==> flow/design.v <==
`timescale 1ns / 1ps
module signalReceive(clk, rst, SCK, MOSI, byteReceived, dataByte, SSEL);
input clk;
input rst;
input SCK, SSEL, MOSI;
output byteReceived;
output [7:0] dataByte;
reg [2:0] bitcnt;
reg byte_received;   
reg [7:0] byte_data_received;
assign byteReceived = byte_received;
assign dataByte = byte_data_received;
reg [2:0] SCKr;  
reg [2:0] SSELr;  
reg [1:0] MOSIr; 
always @(posedge clk) 
begin
  if (rst)
    SCKr <= 3'b000;
  else
    SCKr <= {SCKr[1:0], SCK};
end
wire SCK_risingedge = (SCKr[2:1]==2'b01);   
wire SCK_fallingedge = (SCKr[2:1]==2'b10);   
always @(posedge clk) 
begin
  if (rst)
    SSELr <= 3'b111;
  else
    SSELr <= {SSELr[1:0], SSEL};
end
wire SSEL_active = ~SSELr[1];   
wire SSEL_startmessage = (SSELr[2:1]==2'b10);   
wire SSEL_endmessage = (SSELr[2:1]==2'b01);   
always @(posedge clk) 
begin
  MOSIr <= {MOSIr[0], MOSI};
end
wire MOSI_data = MOSIr[1];
always @(posedge clk)
begin
  if(rst)
  begin
    bitcnt <= 3'b000;
  end
  else if(~SSEL_active)
  begin
    bitcnt <= 3'b000;
  end
  else
  begin
    if(SCK_risingedge)
    begin
      bitcnt <= bitcnt + 3'b001;
      byte_data_received <= {byte_data_received[6:0], MOSI_data};
    end
  end
end
always @(posedge clk)
begin    
  if (rst)
    byte_received <= 1'b0;
  else
    byte_received <= SSEL_active && SCK_risingedge && (bitcnt==3'b111);
end 
endmodule
module sending(clk, rst, SCK, MISO, SSEL, data, signalReceived, byteSent);
input clk;
input rst;
input SCK;
output MISO;
input SSEL;
input [7:0] data;
input signalReceived;
output byteSent;
reg byte_sent;
assign byteSent = byte_sent;
reg [7:0] byte_data_sent;
reg byte_sent_2clk;
reg [2:0] cnt;
reg [2:0] SCKr;  
always @(posedge clk) 
begin
 if (rst)
   SCKr <= 3'b000;
 else
   SCKr <= {SCKr[1:0], SCK};
end
wire SCK_risingedge = (SCKr[2:1]==2'b01);   
wire SCK_fallingedge = (SCKr[2:1]==2'b10);   
reg [2:0] SSELr;  
always @(posedge clk) 
begin
  if (rst)
    SSELr <= 3'b111;
  else
    SSELr <= {SSELr[1:0], SSEL};
end
wire SSEL_active = ~SSELr[1];   
wire SSEL_startmessage = (SSELr[2:1]==2'b10);   
wire SSEL_endmessage = (SSELr[2:1]==2'b01);   
always @(posedge clk) 
begin
  if(rst)
  begin
    cnt <= 3'b000;
    byte_data_sent <= 8'h00;
  end
  else if(signalReceived)
  begin
    if(~SSEL_active) 
    begin
      cnt<=3'b000;   
    end
    else
    begin
      if(byte_sent_2clk)
      begin
        byte_data_sent <= data;
      end
      if(SCK_risingedge)
      begin
        cnt <= cnt + 3'b001;
        byte_data_sent <= {byte_data_sent[6:0], 1'b0};
      end
    end
  end
end
always @(posedge clk)
begin
  if(rst)
  begin
    byte_sent_2clk <= 1'b0;
    byte_sent <= 1'b0;
  end
  else if(signalReceived)
  begin
    if (byte_sent_2clk)
    begin
      byte_sent_2clk <= 1'b0;
    end
    if (byte_sent)
    begin
      byte_sent_2clk <= 1'b1;
      byte_sent <= SSEL_active && SCK_risingedge && (cnt==3'b111);
    end
    else
    begin
      byte_sent <= SSEL_active && SCK_risingedge && (cnt==3'b111);
    end
  end
end
assign MISO = byte_data_sent[7];   
endmodule
`timescale 1ns / 1ps
module signalProcess(clk, rst, SCK, MOSI, MISO, SSEL);
input clk;
input rst;
input SCK, SSEL, MOSI;
output MISO;
wire [7:0] dataByte;
wire [7:0] sendByte;
reg [7:0] compressedX [63:0];
reg [6:0] inputCounter;
wire byte_received;
reg signalReceived;
wire byteSent;
integer i;
integer j;
assign sendByte = compressedX[j[5:0]];
signalReceive srA(.clk(clk), .rst(rst), .SCK(SCK), .MOSI(MOSI), .byteReceived(byte_received), .dataByte(dataByte), .SSEL(SSEL));
always @(posedge clk)
begin 
  if(rst)
  begin
    i <= 0;
    inputCounter <= 7'b0000000;
  end
  else if(~signalReceived)
  begin
    if(byte_received)
    begin
      i <= i+1;
      inputCounter <= inputCounter + 7'b0000001; 
    end
  end
end
always @(posedge clk)
begin 
  if(~rst && ~signalReceived && byte_received && i >= 0 && i < 64)
    compressedX[i[5:0]] <= dataByte;
end
always @(posedge clk)
begin
  if(rst)
    signalReceived <= 1'b0;
  else
    signalReceived <= (inputCounter == 7'b1000000);
end
sending sB(.clk(clk), .rst(rst), .SCK(SCK), .MISO(MISO), .SSEL(SSEL), .data(sendByte), .signalReceived(signalReceived), .byteSent(byteSent));
always @(posedge clk)
begin
  if(rst)
    j <= -1;
  else if(signalReceived)
  begin
    if(byteSent)
    begin
      j <= j+1;
    end 
  end
end
endmodule
From RTL to reports: signalProcess
What the tools print for signalProcess, step after step.
Line numbers count from 1 in the design file above.
Operators: Yosys type, input widths -> output width; for muxes data width and select width s.
Cell names lack the library's common part.
{ "inputs": {"design": "signalProcess", "clk_port": "clk", "cell_library": "sky130hd", "pvt_corner": "tt_025C_1v80"} }

Elaborated design
Counts by Yosys on the flattened word-level netlist (proc, flatten, opt, wreduce; memories kept). Print and check cells are left out. Cells with the same type and inputs are merged into one.
Memory sizes are those after Yosys's memory passes, which may raise the word count (mostly to a power of two), join words into wider ones and drop unused or constant bits.
{ "op_classes": {"add_sub_neg": 5, "compare": 2, "equal": 5, "n_mux": 10, "n_logic": 4, "reduce_logical": 16} }
{ "ops": {"columns": ["cell", "count"], "rows": [
  ["$add 32x2->32 const B", 2],
  ["$ge 32x1->1 const B", 1],
  ["$lt 32x8->1 const B", 1],
  ["$mux 8", 3],
  ["$mux 6", 3],
  ["$logic_and 1x1->1", 8],
  ["$add 7x1->7 const B", 1],
  ["$eq 7x7->1 const B", 1],
  ["$reduce_and 2->1", 3],
  ["$add 3x1->3 const B", 2],
  ["$eq 3x3->1 const B", 2],
  ["$reduce_and 3->1", 2],
  ["$mux 3", 2],
  ["$not 1->1", 4],
  ["$eq 2x1->1 const B", 2],
  ["$reduce_bool 2->1", 2],
  ["$reduce_or 2->1", 1],
  ["$mux 1", 2]
]} }
{ "word_totals": {"register_bits": 109, "ramBits": 512, "clocked_rd_ports_x_width": 8, "memories": 1, "input_bits": 5, "elab_cells": 59} }
{ "memory_table": {"columns": ["name", "words", "word_bits", "rd", "write_ports", "line", "text"], "rows": [
  ["compressedX", 64, 8, 1, 1, 163, "reg [7:0] compressedX [63:0];"]
]} }

Depth
Yosys ltp: most cells in a row. Word level: on the elaborated netlist, between registers, memories and ports. Mapped: between sequential cells and ports; inverters and the memories' decode and read muxes count.
{ "depth": {"depth_word": 6, "ABC_AREA": 0, "depth_mapped": 8, "depth_no_buf": 6} }

After synthesis
Yosys stat after the flow's synthesis: flattened, memories mapped to cells. It holds for the ABC_AREA given above (unset counts as 0); a run with the other value may have another netlist.
The area totals of this step are shown rounded.
{ "by_type": {"columns": ["cell", "count", "type_area_um2"], "rows": [
  ["edfxtp_1", 520, 1.56E+04],
  ["mux4_2", 126, 2.84E+03],
  ["dfxtp_1", 76, 1.52E+03],
  ["nor2_1", 131, 491.722],
  ["nand2_1", 83, 311.549],
  ["mux2i_1", 27, 270.259],
  ["xnor2_1", 19, 166.41],
  ["nand3_1", 29, 145.139],
  ["xor2_1", 15, 131.376],
  ["o21ai_0", 24, 120.115],
  ["ha_1", 9, 112.608],
  ["buf_2", 21, 105.101],
  ["clkbuf_1", 28, 105.101],
  ["a21oi_1", 20, 100.096],
  ["nand4_1", 16, 100.096],
  ["nor4_1", 16, 100.096],
  ["nor2b_1", 12, 75.072],
  ["or3_1", 12, 75.072]
]} }
Other cell types: 36; their cells: 133.
{ "synth_totals": {"cells": 1317, "area_um2": 23000, "flip_flops": 596} }
By module: a second synthesis without flattening, with its own total; a netlist apart from the flattened one above.
{ "unflattened": {"hier_cells": 1302, "area_unflattened_um2": 24000} }
Each row is one instance without its submodules.
{ "by_module": {"columns": ["mod", "n_inst", "n_cells", "area_um2", "mod_seq_area_um2"], "rows": [
  ["signalProcess", 1, 1175, 22000, 16000],
  ["sending", 1, 92, 840, 360],
  ["signalReceive", 1, 35, 590, 460]
]} }

Worst setup path after synthesis
Source: OpenSTA report_checks on the synthesized netlist (no wires, ideal clock, input and output delay 20% of the period each), path of least setup slack; recovery checks are left aside. Register names are those of the netlist, which keeps one name where synthesis merged equal registers.
{ "synth_timing": {"kind": "in2reg", "startpoint": "in rst", "endpoint": "mem compressedX[58][0]", "tclk_ps": 10000, "setup_ps": 370, "t_first_pin_ps": 2000, "arrival_ps": 3323, "t_required_ps": 9630, "slack_ps": 6306, "path_delay_ps": 1693, "path_stages": 5, "n_path_buf": 0, "synth_period_reached_ps": 3694} }
"path_delay_ps" is the arrival time less input delay plus setup time.
"path_stages" counts driving pins, that of a launching flip-flop among them; a cell with two outputs on the path counts twice.
"synth_period_reached_ps" = period - worst setup slack (recovery checks aside). The figure is calculated, with input and output delays left at 20% of the set period.
The rows between start and end are the longest chain of elaborated cells between them; the timing report does not say that the signal goes this way. Where chains are equally long, one stands for them.
Each line given opens the expression or statement behind the cell; cells for indexed reads and writes are added by Yosys, which also makes memories of some case tables.
The path ends at the enable pin of a flip-flop; only ways to that pin are counted.
{ "synth_between": {"path_cell_list": "nor4_1 > nand4_1 > nor2_1 > nand4_1 > nor2_1", "elab_chain_cells": 6, "cells_between": 7, "lines_between": 1, "classes_between": "2 x mux; 1 x logic; 4 x reduce/logical"} }
{ "synth_rtl": {"columns": ["item", "line", "text"], "rows": [
  ["start: declaration", 158, "input rst;"],
  ["$not 1->1", 190, "if(~rst && ~signalReceived && byte_received && i >= 0 && i < 64)"],
  ["$logic_and 1x1->1 x4", 190, null],
  ["$mux 6", 190, null],
  ["end: declaration", 163, "reg [7:0] compressedX [63:0];"]
]} }

Worst path after layout
Path of least setup slack in the final report of flow run A (OpenROAD, finished layout, wires in). Where an end is a register, its clock arrival counts in the times.
The report prints the path's times to 10 ps; the period is as set.
{ "layout_timing": {"kind": "in2reg", "startpoint": "in rst", "endpoint": "mem compressedX[42][3]", "tclk_ps": 6620, "setup_ps": 370, "t_first_pin_ps": 1320, "arrival_ps": 4300, "t_required_ps": 6830, "slack_ps": 2540, "path_stages": 7, "n_path_buf": 2} }
The rows between start and end are the longest chain of elaborated cells between them; the timing report does not say that the signal goes this way. Where chains are equally long, one stands for them.
The path ends at the enable pin of a flip-flop; only ways to that pin are counted.
{ "layout_between": {"path_cell_list": "buf_2 > buf_4 > nor4_1 > nand4_1 > nor2_1 > nand4_1 > nor2_1", "elab_chain_cells": 6, "cells_between": 7, "lines_between": 1, "classes_between": "2 x mux; 1 x logic; 4 x reduce/logical"} }
{ "layout_rtl": {"columns": ["item", "line", "text"], "rows": [
  ["start: declaration", 158, "input rst;"],
  ["$not 1->1", 190, "if(~rst && ~signalReceived && byte_received && i >= 0 && i < 64)"],
  ["$logic_and 1x1->1 x4", 190, null],
  ["$mux 6", 190, null],
  ["end: declaration", 163, "reg [7:0] compressedX [63:0];"]
]} }

Subject: signalProcess on sky130hd, stored results

Hello all,

Stored flow runs of signalProcess (4 of them; Yosys, OpenROAD, sky130hd). They differ in their settings and are not a sequence. Constraints: input delay and output delay 20% of the set period each, output load 0.01 pF.
"achievedPeriod_ps" means the clock period less the worst setup slack. The figure is calculated, with input and output delays left at 20% of the set period.
"critical_path_time_ps": the worst setup path's part of the clock period (all of it between registers, 20% less for each end at a port) less its slack. A launch clock that arrives late makes it longer, a capture clock that arrives late makes it shorter.
By "power_total_uw" is meant OpenSTA's value without simulated activity: inputs other than the clock are taken to toggle once in ten clock periods, and the tool carries that through the logic.
"critical_path_time_ps" is given in steps of 10 ps.
Measured values are rounded.
[
  {
    "run": "flow run A",
    "settings": { "ABC_AREA": 0, "CELL_PAD_IN_SITES_DETAIL_PLACEMENT": 0, "CORE_ASPECT_RATIO": 0.61, "CORE_UTILIZATION": 46, "CTS_CLUSTER_SIZE": 74, "GPL_TIMING_DRIVEN": 1, "MIN_ROUTING_LAYER": "met1", "PLACE_DENSITY": 0.52, "SETUP_SLACK_MARGIN": 0.13, "SLEW_MARGIN": 20, "TNS_END_PERCENT": 55, "period_ns": 6.62, "CAP_MARGIN": 20, "CORE_MARGIN": 2 },
    "results": { "design_die_area_um2": 53000, "setup_worst_slack_ps": 2500, "finalUtil_pct": 52, "achievedPeriod_ps": 4082, "timing.hold.ws_ps": 330, "total_negative_slack_ps": 0, "power_total_uw": 7300, "critical_path_time_ps": 2760, "worst_path_kind": "in2reg", "layout_stdcell_area_um2": 26000, "ys_area_um2": 23000 }
  },
  {
    "run": "flow run B",
    "settings": { "ABC_AREA": 1, "CAP_MARGIN": 35, "CELL_PAD_IN_SITES_DETAIL_PLACEMENT": 0, "CELL_PAD_IN_SITES_GLOBAL_PLACEMENT": 1, "CORE_MARGIN": 4, "CORE_UTILIZATION": 40, "CTS_CLUSTER_SIZE": 35, "GPL_ROUTABILITY_DRIVEN": 0, "HOLD_SLACK_MARGIN": 0.2, "PLACE_DENSITY": 0.53, "SETUP_SLACK_MARGIN": 0.48, "period_ns": 4.96, "SLEW_MARGIN": 20 },
    "results": { "design_die_area_um2": 65000, "setup_worst_slack_ps": 1600, "finalUtil_pct": 46, "achievedPeriod_ps": 3385, "timing.hold.ws_ps": 320, "total_negative_slack_ps": 0, "power_total_uw": 10000, "critical_path_time_ps": 3390, "worst_path_kind": "reg2reg", "layout_stdcell_area_um2": 27000, "ys_area_um2": 24000 }
  },
  {
    "run": "flow run C",
    "settings": { "CAP_MARGIN": 5, "CELL_PAD_IN_SITES_DETAIL_PLACEMENT": 1, "CELL_PAD_IN_SITES_GLOBAL_PLACEMENT": 3, "CORE_MARGIN": 10, "CORE_UTILIZATION": 49, "CTS_CLUSTER_DIAMETER": 183, "CTS_CLUSTER_SIZE": 46, "GPL_ROUTABILITY_DRIVEN": 1, "GPL_TIMING_DRIVEN": 1, "HOLD_SLACK_MARGIN": 0.19, "MAX_ROUTING_LAYER": "met4", "MIN_ROUTING_LAYER": "met1", "PLACE_DENSITY_LB_ADDON": 0.13, "SETUP_SLACK_MARGIN": 0.86, "SLEW_MARGIN": 35, "period_ns": 2.95 },
    "results": { "design_die_area_um2": 57000, "setup_worst_slack_ps": 660, "finalUtil_pct": 58, "achievedPeriod_ps": 2286, "timing.hold.ws_ps": 350, "total_negative_slack_ps": 0, "power_total_uw": 12000, "critical_path_time_ps": 2290, "worst_path_kind": "reg2reg", "layout_stdcell_area_um2": 27000, "ys_area_um2": 23000 }
  },
  {
    "run": "flow run D",
    "settings": { "ABC_AREA": 1, "CORE_ASPECT_RATIO": 1.79, "CORE_UTILIZATION": 31, "CTS_CLUSTER_DIAMETER": 171, "HOLD_SLACK_MARGIN": -0.01, "MIN_ROUTING_LAYER": "met1", "PLACE_DENSITY": 0.37, "SETUP_SLACK_MARGIN": 0.66, "period_ns": 3.53, "CAP_MARGIN": 20, "CORE_MARGIN": 2, "SLEW_MARGIN": 20 },
    "results": { "design_die_area_um2": 81000, "setup_worst_slack_ps": 830, "finalUtil_pct": 35, "achievedPeriod_ps": 2696, "timing.hold.ws_ps": 330, "total_negative_slack_ps": 0, "power_total_uw": 14000, "critical_path_time_ps": 2700, "worst_path_kind": "reg2reg", "layout_stdcell_area_um2": 27000, "ys_area_um2": 24000 }
  }
]

Thanks
